==> flow/design.v <==
module fir #(
    parameter TAPS = 32,
    parameter DECIMATION = 8,
    parameter DATA_SIZE = 32,
    parameter [TAPS*DATA_SIZE-1:0] GLOBAL_COEFF = '0,
    parameter UNROLL = 16
) (
    input   logic clock,
    input   logic reset,
    input   logic [DATA_SIZE-1:0] x_in,   
    output   logic x_rd_en,
    input  logic x_empty,
    output  logic y_wr_en,
    input   logic y_out_full,
    output  logic [DATA_SIZE-1:0] y_out 
);
typedef enum logic[2:0] {
    INIT, 
    COMPUTE, 
    WRITE
} state_t;
state_t state, next_state;
logic [0:TAPS-1] [DATA_SIZE-1:0] shift_reg;
logic [0:TAPS-1][DATA_SIZE-1:0] shift_reg_c;
logic [$clog2(DECIMATION)-1:0] decimation_counter, decimation_counter_c;
logic [$clog2(TAPS)-1:0] taps_counter, taps_counter_c;
logic [0:UNROLL-1][DATA_SIZE-1:0] tap_value, tap_value_c;
logic signed [0:UNROLL-1][DATA_SIZE-1:0] product, product_c;
logic [0:UNROLL-1][DATA_SIZE-1:0] y_sum, y_sum_c; 
logic last_cycle, last_cycle_c;
logic [$clog2(TAPS)-1:0] coefficient_counter, coefficient_counter_c;
logic [DATA_SIZE-1:0] total_sum;
logic [0:TAPS-1][DATA_SIZE-1:0] coeff;
assign coeff = GLOBAL_COEFF;
function logic signed [DATA_SIZE-1:0] DEQUANTIZE(logic signed [DATA_SIZE-1:0] val);
    if (val < 0) begin
        DEQUANTIZE = DATA_SIZE'(-(-val >>> 10));
    end else begin
        DEQUANTIZE = DATA_SIZE'(val >>> 10);
    end
endfunction
always_ff @(posedge clock or posedge reset) begin
    if (reset == 1'b1) begin
        state <= INIT;       
        product <= '0;
        last_cycle <= '0;
        coefficient_counter <= '0;
        taps_counter <= '0;        
        decimation_counter <= '0;       
        y_sum <= '0;
        tap_value <= '0;
        shift_reg <= '0;
    end else begin
        taps_counter <= taps_counter_c;
        coefficient_counter <= coefficient_counter_c;
        shift_reg <= shift_reg_c;
        state <= next_state;  
        y_sum <= y_sum_c;
        tap_value <= tap_value_c;
        product <= product_c;
        last_cycle <= last_cycle_c;        
        decimation_counter <= decimation_counter_c;
    end
end
always_comb begin
    next_state = state;
    x_rd_en = 1'b0;
    y_wr_en = 1'b0;
    decimation_counter_c = decimation_counter;
    shift_reg_c = shift_reg;
    taps_counter_c = taps_counter;
    y_sum_c = y_sum;
    tap_value_c = tap_value;
    product_c = product;
    last_cycle_c = last_cycle;
    coefficient_counter_c = coefficient_counter;
    total_sum = '0;
    y_out = '0;
    case(state)
        INIT: begin
            if (x_empty == 1'b0) begin
                x_rd_en = 1'b1;
                shift_reg_c[1:TAPS-1] = shift_reg[0:TAPS-2];
                shift_reg_c[0] = x_in;
                decimation_counter_c = decimation_counter + 1'b1;
                if (decimation_counter == DECIMATION - 1) begin
                    next_state = COMPUTE;
                    for (int i = 0; i < UNROLL; i++) begin
                        tap_value_c[i] = shift_reg_c[i];
                    end  
                    taps_counter_c = taps_counter + UNROLL;
                end else begin
                    next_state = INIT;
                end
            end
        end
        COMPUTE: begin
            if (last_cycle == 1'b0) begin
                for (int i = 0; i < UNROLL; i++) begin 
                    product_c[i] = $signed(tap_value[i]) * $signed(coeff[TAPS-coefficient_counter-i-1]);
                end
                if (taps_counter != UNROLL) begin
                    for (int i = 0; i < UNROLL; i++) begin
                        y_sum_c[i] = $signed(y_sum[i]) + DEQUANTIZE(product[i]);
                    end
                end
                taps_counter_c = taps_counter + UNROLL;
                coefficient_counter_c = coefficient_counter + UNROLL;
                for (int i = 0; i < UNROLL; i++)
                    tap_value_c[i] = shift_reg[taps_counter+i];
                if (taps_counter == 0) begin
                    last_cycle_c = 1'b1;
                end
            end else begin
                for (int i = 0; i < UNROLL; i++) begin
                    y_sum_c[i] = $signed(y_sum[i]) + DEQUANTIZE(product[i]);
                end  
                last_cycle_c = 1'b0;
                next_state = WRITE;
            end            
        end
        WRITE: begin
            if (y_out_full == 1'b0) begin
                y_wr_en = 1'b1;
                total_sum = '0;
                for (int i = 0; i < UNROLL; i++) begin
                    total_sum = $signed(total_sum) + $signed(y_sum[i]);
                end
                y_out = total_sum;
                taps_counter_c = '0;
                coefficient_counter_c = '0;
                decimation_counter_c = '0;
                y_sum_c = '0;
                next_state = INIT;
            end
        end
        default: begin
            next_state = INIT;
            x_rd_en = 1'bx;
            y_wr_en = 1'bx;
            y_out = 'x;
            decimation_counter_c = 'x;
            taps_counter_c = 'x;
            y_sum_c = 'x;
            shift_reg_c = 'x;
            product_c = 'x;
            last_cycle_c = 'x;
            coefficient_counter_c = 'x;
            tap_value_c = 'x;
        end
    endcase
end
endmodule
module fm_lpr_fir (
    input  logic        clock,
    input  logic        reset,
    input  logic [31:0] x_in,
    output logic        x_rd_en,
    input  logic        x_empty,
    output logic [31:0] y_out,
    input  logic        y_out_full,
    output logic        y_wr_en
);
localparam AUDIO_LPR_COEFF_TAPS = 32;
localparam [AUDIO_LPR_COEFF_TAPS*32-1:0] AUDIO_LPR_COEFFS = {
    32'hfffffffd, 32'hfffffffa, 32'hfffffff4, 32'hffffffed, 32'hffffffe5, 32'hffffffdf, 32'hffffffe2, 32'hfffffff3,
    32'h00000015, 32'h0000004e, 32'h0000009b, 32'h000000f9, 32'h0000015d, 32'h000001be, 32'h0000020e, 32'h00000243,
    32'h00000243, 32'h0000020e, 32'h000001be, 32'h0000015d, 32'h000000f9, 32'h0000009b, 32'h0000004e, 32'h00000015,
    32'hfffffff3, 32'hffffffe2, 32'hffffffdf, 32'hffffffe5, 32'hffffffed, 32'hfffffff4, 32'hfffffffa, 32'hfffffffd
};
fir #(
    .TAPS(AUDIO_LPR_COEFF_TAPS),
    .DECIMATION(8),
    .DATA_SIZE(32),
    .GLOBAL_COEFF(AUDIO_LPR_COEFFS),
    .UNROLL(4)
) fir_lpr_inst (
    .clock(clock),
    .reset(reset),
    .x_in(x_in),
    .x_rd_en(x_rd_en),
    .x_empty(x_empty),
    .y_out(y_out),
    .y_out_full(y_out_full),
    .y_wr_en(y_wr_en)
);
endmodule
# == Reports on fm_lpr_fir ==
# Each step is given for the RTL above and for the edited RTL.
# "orig" refers to lines of the RTL above, "edited" to lines of the edited file.
# "diff": "edited" minus "orig" as printed here. "rel_change_pct": 100 x difference / "orig".
# Operators: Yosys type, input widths -> output width; for muxes data width and select width s.
# Cell names lack the library's common part.
# The mark - stands for no value.
# inputs
top,fm_lpr_fir
clock,clock
cell_library,sky130hd
lib_corner,tt_025C_1v80

# == Edit of the RTL ==
# Unified diff, file above to edited file.
# A script made this edit. It changes what the design does and was not meant as an optimisation.
# begin of diff
@@ -98,5 +98,5 @@
             if (last_cycle == 1'b0) begin
                 for (int i = 0; i < UNROLL; i++) begin 
-                    product_c[i] = $signed(tap_value[i]) * $signed(coeff[TAPS-coefficient_counter-i-1]);
+                    product_c[i] = $signed(tap_value[i]) ^ $signed(coeff[TAPS-coefficient_counter-i-1]);
                 end
                 if (taps_counter != UNROLL) begin
# end of diff

# == Word level ==
# Counts by Yosys on the flattened word-level netlist (proc, flatten, opt, wreduce; memories kept). Register bits leave out memories and registers merged into their read ports (data or address). Print and check cells are left out. Cells with the same type and inputs are merged into one.
# word_totals
element,orig,edited,diff,rel_change_pct
in_bits,36,36,0,0.00
register_bits,1425,1425,0,0.00
elab_cells,168,168,0,0.00
output_inout_bits,34,34,0,0.00
# classes
element,orig,edited,diff,rel_change_pct
muxes,75,75,0,0.00
n_logic,5,9,4,80.00
shifts,8,8,0,0.00
eq_ne,10,10,0,0.00
cmp,4,4,0,0.00
reduce_and_logical,13,13,0,0.00
n_mul,4,0,-4,-100.00
n_addsub,40,40,0,0.00
# op_table
cell,orig,edited,diff,rel_change_pct
$mul 32x32->32,4,0,-4,-100.00
$xor 32x32->32,0,4,4,-
$mux 32,46,46,0,0.00
$add 32x32->32,11,11,0,0.00
$sub 5x27->27 const A,7,7,0,0.00
$mux 1,6,6,0,0.00
$mux 5,5,5,0,0.00
$not 1->1,5,5,0,0.00
$lt 32x1->1 const B,4,4,0,0.00
$mux 3,4,4,0,0.00
$neg 22->32,4,4,0,0.00
$neg 32->32,4,4,0,0.00
$reduce_and 3->1,4,4,0,0.00
$shiftx 1024x32->32,4,4,0,0.00
$shiftx 1024x32->32 const A,4,4,0,0.00
$sub 27x1->27 const B,4,4,0,0.00
$mux 128,3,3,0,0.00
$ne 2x2->1 const B,3,3,0,0.00
$reduce_or 2->1,3,3,0,0.00
$add 5x2->6 const B,2,2,0,0.00
$add 5x3->5 const B,2,2,0,0.00
$ne 2x1->1 const B,2,2,0,0.00
$pmux 1 s2,2,2,0,0.00
$pmux 128 s2,2,2,0,0.00
$reduce_and 2->1,2,2,0,0.00
$reduce_and 4->1,2,2,0,0.00
$sub 27x2->27 const B,2,2,0,0.00
$add 3x1->3 const B,1,1,0,0.00
# Not every row of either side is listed.

# == Longest topological paths ==
# Longest topological path by Yosys (ltp), each cell counted once; first at word level (registers and memories cut), then after technology mapping (sequential cells cut; the memories' decode and read muxes count).
# logic_depth
element,orig,edited,diff,rel_change_pct
word_depth,10,10,0,0.00
ABC_AREA,0,0,-,-
depth_mapped,41,22,-19,-46.34
ltp_nobuf,37,21,-16,-43.24

# == Netlist ==
# The flow's flattened synthesis, as Yosys stat reports it; memories are mapped. The netlist is that of the ABC_AREA named above (0 if unset); the other value can give another one.
# types
cell_type,orig,edited,diff,rel_change_pct
inv_1,1834,60,-1774,-96.73
fa_1,1496,66,-1430,-95.59
nand2_1,4443,3783,-660,-14.85
ha_1,737,192,-545,-73.95
and2_1,550,18,-532,-96.73
clkbuf_1,616,431,-185,-30.03
xnor2_1,343,196,-147,-42.86
nor2_1,265,188,-77,-29.06
a21oi_1,454,386,-68,-14.98
nor2b_1,69,25,-44,-63.77
o21ai_1,6,45,39,650.00
xor2_1,171,141,-30,-17.54
o21ai_0,456,428,-28,-6.14
buf_1,76,52,-24,-31.58
a21o_1,85,62,-23,-27.06
nor3_1,75,57,-18,-24.00
nand3_1,88,72,-16,-18.18
and3_1,64,49,-15,-23.44
# Not every row of either side is listed.
# mapped
element,orig,edited,diff,rel_change_pct
mapped_area_mm2,0.1273434,0.0749519,-0.0523915,-41.14
sequential_area_mm2,0.0355604,0.0355604,0.0000000,0.00
flip_flops,1421,1421,0,0.00
cells,14106,8433,-5673,-40.22
n_buf,698,485,-213,-30.52
# By module: a second synthesis without flattening, with its own total; a netlist apart from the flattened one above.
# unflattened
element,orig,edited,diff,rel_change_pct
hier_cells,13993,8455,-5538,-39.58
area_unflattened_mm2,0.1264225,0.0747529,-0.0516696,-40.87
# Rows give one instance, submodules left out.
# by_module_orig
module,seq_area_mm2,n_inst,mod_area_mm2,n_cells
fir,0.0355604,1,0.1264225,13993
fm_lpr_fir,0,1,0,0
# by_module_edited
module,seq_area_mm2,n_inst,mod_area_mm2,n_cells
fir,0.0355604,1,0.0747529,8455
fm_lpr_fir,0,1,0,0

# == Worst setup path after synthesis ==
# Source: OpenSTA report_checks on the synthesized netlist (no wires, ideal clock, input and output delay 20% of the period each), path of least setup slack; recovery checks are left aside. Register names are those of the netlist, which keeps one name where synthesis merged equal registers.
# synth_path
element,orig,edited,diff,rel_change_pct
path_kind,flip-flop to flip-flop,flip-flop to output port,-,-
startpoint,reg fir_lpr_inst.coefficient_counter[2],reg fir_lpr_inst.y_sum,-,-
endpoint,reg (name not given),out y_out[29],-,-
arrival_time_ns,10.062,3.849,-6.213,-61.75
stages,40,14,-26,-65.00
n_path_buf,7,0,-7,-100.00
setup_time_ns,0.133,-,-,-
clock_period_ns,12.0,12.0,0.0,0.00
output_delay_ns,-,2.400,-,-
setup_slack_ns,1.804,5.751,3.947,-
t_required_ns,11.867,9.600,-2.267,-19.10
t_first_pin_ns,0.000,0.000,0.000,-
delay_ns,10.195,3.849,-6.346,-62.25
synth_period_reached_ns,10.196,6.249,-3.947,-38.71
# "delay_ns" = arrival - input delay + setup time.
# A path that ends at an output port has no setup time.
# "stages" counts driving pins, that of a launching flip-flop among them; a cell with two outputs on the path counts twice.
# "synth_period_reached_ns" is the clock period less the worst setup slack; recovery checks do not enter. This is arithmetic on one report: input and output delays are still those of the set period (20% each).
# An end named without its bit number is one bit of that signal or, where synthesis recoded a state register, one of its new flip-flops.
# The rows between start and end are the longest chain of elaborated cells between them; the timing report does not say that the signal goes this way. Where chains are equally long, one stands for them.
# A line is the first line of the expression or statement that the cell stems from. Yosys adds cells for indexed reads and writes and turns some case tables into memories.
# synth_via_orig
path_cell_list,dfrtp_1 > clkbuf_1 > inv_1 > clkbuf_1 > ha_1 > inv_1 > ha_1 > clkbuf_1 > xor3_1 > clkbuf_1 > a221oi_1 > a21boi_0 > clkbuf_1 > clkbuf_1 > nand2_1 > fa_1 > inv_1 > fa_1 > (+4 left out) > inv_1 > fa_1 > fa_1 > inv_1 > fa_1 > inv_1 > ha_1 > clkbuf_1 > a21o_1 > a21o_1 > a21oi_1 > nand2_1 > o211ai_1 > a31oi_1 > a211o_1 > a21oi_1 > xnor2_1 > o21ai_0
elab_chain_cells,8
cone_cells,8
lines_between,3
cone_classes,add/sub: 4; mul: 1; shift: 1; mux: 2
# synth_lines_orig
element,line_no,source
"start, declared",31,"logic [$clog2(TAPS)-1:0] coefficient_counter, coefficient_counter_c;"
"start, assigned",47,coefficient_counter <= '0;
"start, assigned",55,coefficient_counter <= coefficient_counter_c;
$sub 6x5->7,100,
$sub 27x2->27,100,
$sub 27x1->27,100,
$sub 5x27->27,100,
$shiftx 1024x32->32,100,
$mul 32x32->32,100,
$mux 32,98,if (last_cycle == 1'b0) begin
$mux 128,79,case(state)
"end, assigned",45,
"end, assigned",60,
"end, declared",28,
# synth_via_edited
path_cell_list,dfrtp_1 > fa_1 > fa_1 > ha_1 > fa_1 > a21o_1 > nand4_1 > a21oi_1 > o311a_1 > a211oi_1 > o31ai_1 > o2111ai_1 > a21oi_1 > nor3b_1
elab_chain_cells,3
cone_cells,3
lines_between,3
cone_classes,add/sub: 1; mux: 2
# synth_lines_edited
element,line_no,source
"start, declared",29,"logic [0:UNROLL-1][DATA_SIZE-1:0] y_sum, y_sum_c;"
"start, assigned",50,y_sum <= '0;
"start, assigned",58,y_sum <= y_sum_c;
$add 32x32->32,127,total_sum = $signed(total_sum) + $signed(y_sum[i]);
$mux 32,123,if (y_out_full == 1'b0) begin
$pmux 32 s2,79,case(state)
"end, declared",160,"output logic [31:0] y_out,"

# == Worst path after layout ==
# From the final timing report of each run of pair A: the path of least setup slack in the routed layout; clock arrival at registers is part of the times.
# layout_path
element,orig,edited,diff,rel_change_pct
path_kind,flip-flop to flip-flop,flip-flop to output port,-,-
startpoint,reg fir_lpr_inst.coefficient_counter[2],reg fir_lpr_inst.y_sum,-,-
endpoint,reg (name not given),out y_out[30],-,-
stages,34,13,-21,-61.76
n_path_buf,0,1,1,-
clock_period_ns,12.0,12.0,0.0,0.00
t_required_ns,12.76,9.60,-3.16,-24.76
output_delay_ns,-,2.40,-,-
setup_slack_ns,1.09,4.18,3.09,-
t_first_pin_ns,0.83,0.79,-0.04,-4.82
arrival_time_ns,11.67,5.42,-6.25,-53.56
setup_time_ns,0.06,-,-,-
# An end named without its bit number is one bit of that signal or, where synthesis recoded a state register, one of its new flip-flops.
# The rows between start and end are the longest chain of elaborated cells between them; the timing report does not say that the signal goes this way. Where chains are equally long, one stands for them.
# layout_via_orig
path_cell_list,dfrtp_1 > inv_1 > ha_1 > inv_1 > ha_1 > inv_1 > xnor2_1 > o21ai_0 > a211oi_2 > and2_1 > fa_1 > fa_1 > fa_1 > inv_1 > fa_1 > inv_1 > fa_1 > inv_1 > fa_1 > inv_1 > fa_1 > fa_1 > ha_1 > nand2_1 > nor2_1 > nand2_1 > o311ai_0 > nand2_1 > o211ai_1 > a21oi_1 > o21bai_1 > a21oi_1 > or4b_2 > nand3_1
elab_chain_cells,8
cone_cells,8
lines_between,3
cone_classes,add/sub: 4; mul: 1; shift: 1; mux: 2
# layout_lines_orig
element,line_no,source
"start, declared",31,"logic [$clog2(TAPS)-1:0] coefficient_counter, coefficient_counter_c;"
"start, assigned",47,coefficient_counter <= '0;
"start, assigned",55,coefficient_counter <= coefficient_counter_c;
$sub 6x5->7,100,
$sub 27x1->27 x2,100,
$sub 5x27->27,100,
$shiftx 1024x32->32,100,
$mul 32x32->32,100,
$mux 32,98,if (last_cycle == 1'b0) begin
$mux 128,79,case(state)
"end, assigned",45,
"end, assigned",60,
"end, declared",28,
# layout_via_edited
path_cell_list,dfrtp_1 > fa_1 > fa_1 > ha_1 > or4_1 > a41oi_1 > nor3_1 > nor3_1 > o31ai_1 > a311oi_1 > xor2_1 > nor2_1 > clkdlybuf4s50_1
elab_chain_cells,3
cone_cells,3
lines_between,3
cone_classes,add/sub: 1; mux: 2
# layout_lines_edited
element,line_no,source
"start, declared",29,"logic [0:UNROLL-1][DATA_SIZE-1:0] y_sum, y_sum_c;"
"start, assigned",50,y_sum <= '0;
"start, assigned",58,y_sum <= y_sum_c;
$add 32x32->32,127,total_sum = $signed(total_sum) + $signed(y_sum[i]);
$mux 32,123,if (y_out_full == 1'b0) begin
$pmux 32 s2,79,case(state)
"end, declared",160,"output logic [31:0] y_out,"

# == Flow runs ==
# Runs of the flow (Yosys, OpenROAD) on both versions; the two runs of a pair have the same settings. The constraints put input and output delay at 20% of the set period each and load the outputs with 0.01 pF.
# flow_settings_pair_A
CORE_UTILIZATION,40
period_ns,12.0
CAP_MARGIN,20
CORE_MARGIN,2
SLEW_MARGIN,20
# results_pair_A
element,orig,edited,diff,rel_change_pct
layout_stdcell_area_mm2,0.13788,0.0827281,-0.0551519,-40.00
achievedPeriod_ns,10.911,7.816,-3.095,-28.37
yosys.chip_area_mm2,0.1273434,0.0749519,-0.0523915,-41.14
die_footprint_mm2,0.322885,0.19086,-0.132025,-40.89
final_util_frac,0.435,0.445,0.010,-
final_setup_tns_ns,0.000,0.000,0.000,-
setup_ws_ns,1.089,4.184,3.095,-
# flow_settings_pair_B
CAP_MARGIN,40
CORE_UTILIZATION,49
CTS_CLUSTER_DIAMETER,35
GPL_TIMING_DRIVEN,0
PLACE_DENSITY_LB_ADDON,0.18
SLEW_MARGIN,40
TNS_END_PERCENT,95
period_ns,6.19
CORE_MARGIN,2
# results_pair_B
element,orig,edited,diff,rel_change_pct
layout_stdcell_area_mm2,0.151321,0.0902491,-0.0610719,-40.36
achievedPeriod_ns,9.803,6.030,-3.773,-38.49
yosys.chip_area_mm2,0.1273434,0.0749519,-0.0523915,-41.14
die_footprint_mm2,0.26398,0.156108,-0.107872,-40.86
final_util_frac,0.584,0.594,0.010,-
final_setup_tns_ns,-228.098,0.000,228.098,-
setup_ws_ns,-3.613,0.160,3.773,-
# "achievedPeriod_ns" is the run's clock period less its worst setup slack. It is reckoned from that one timing run; input and output delays stay at 20% of the period that was set.
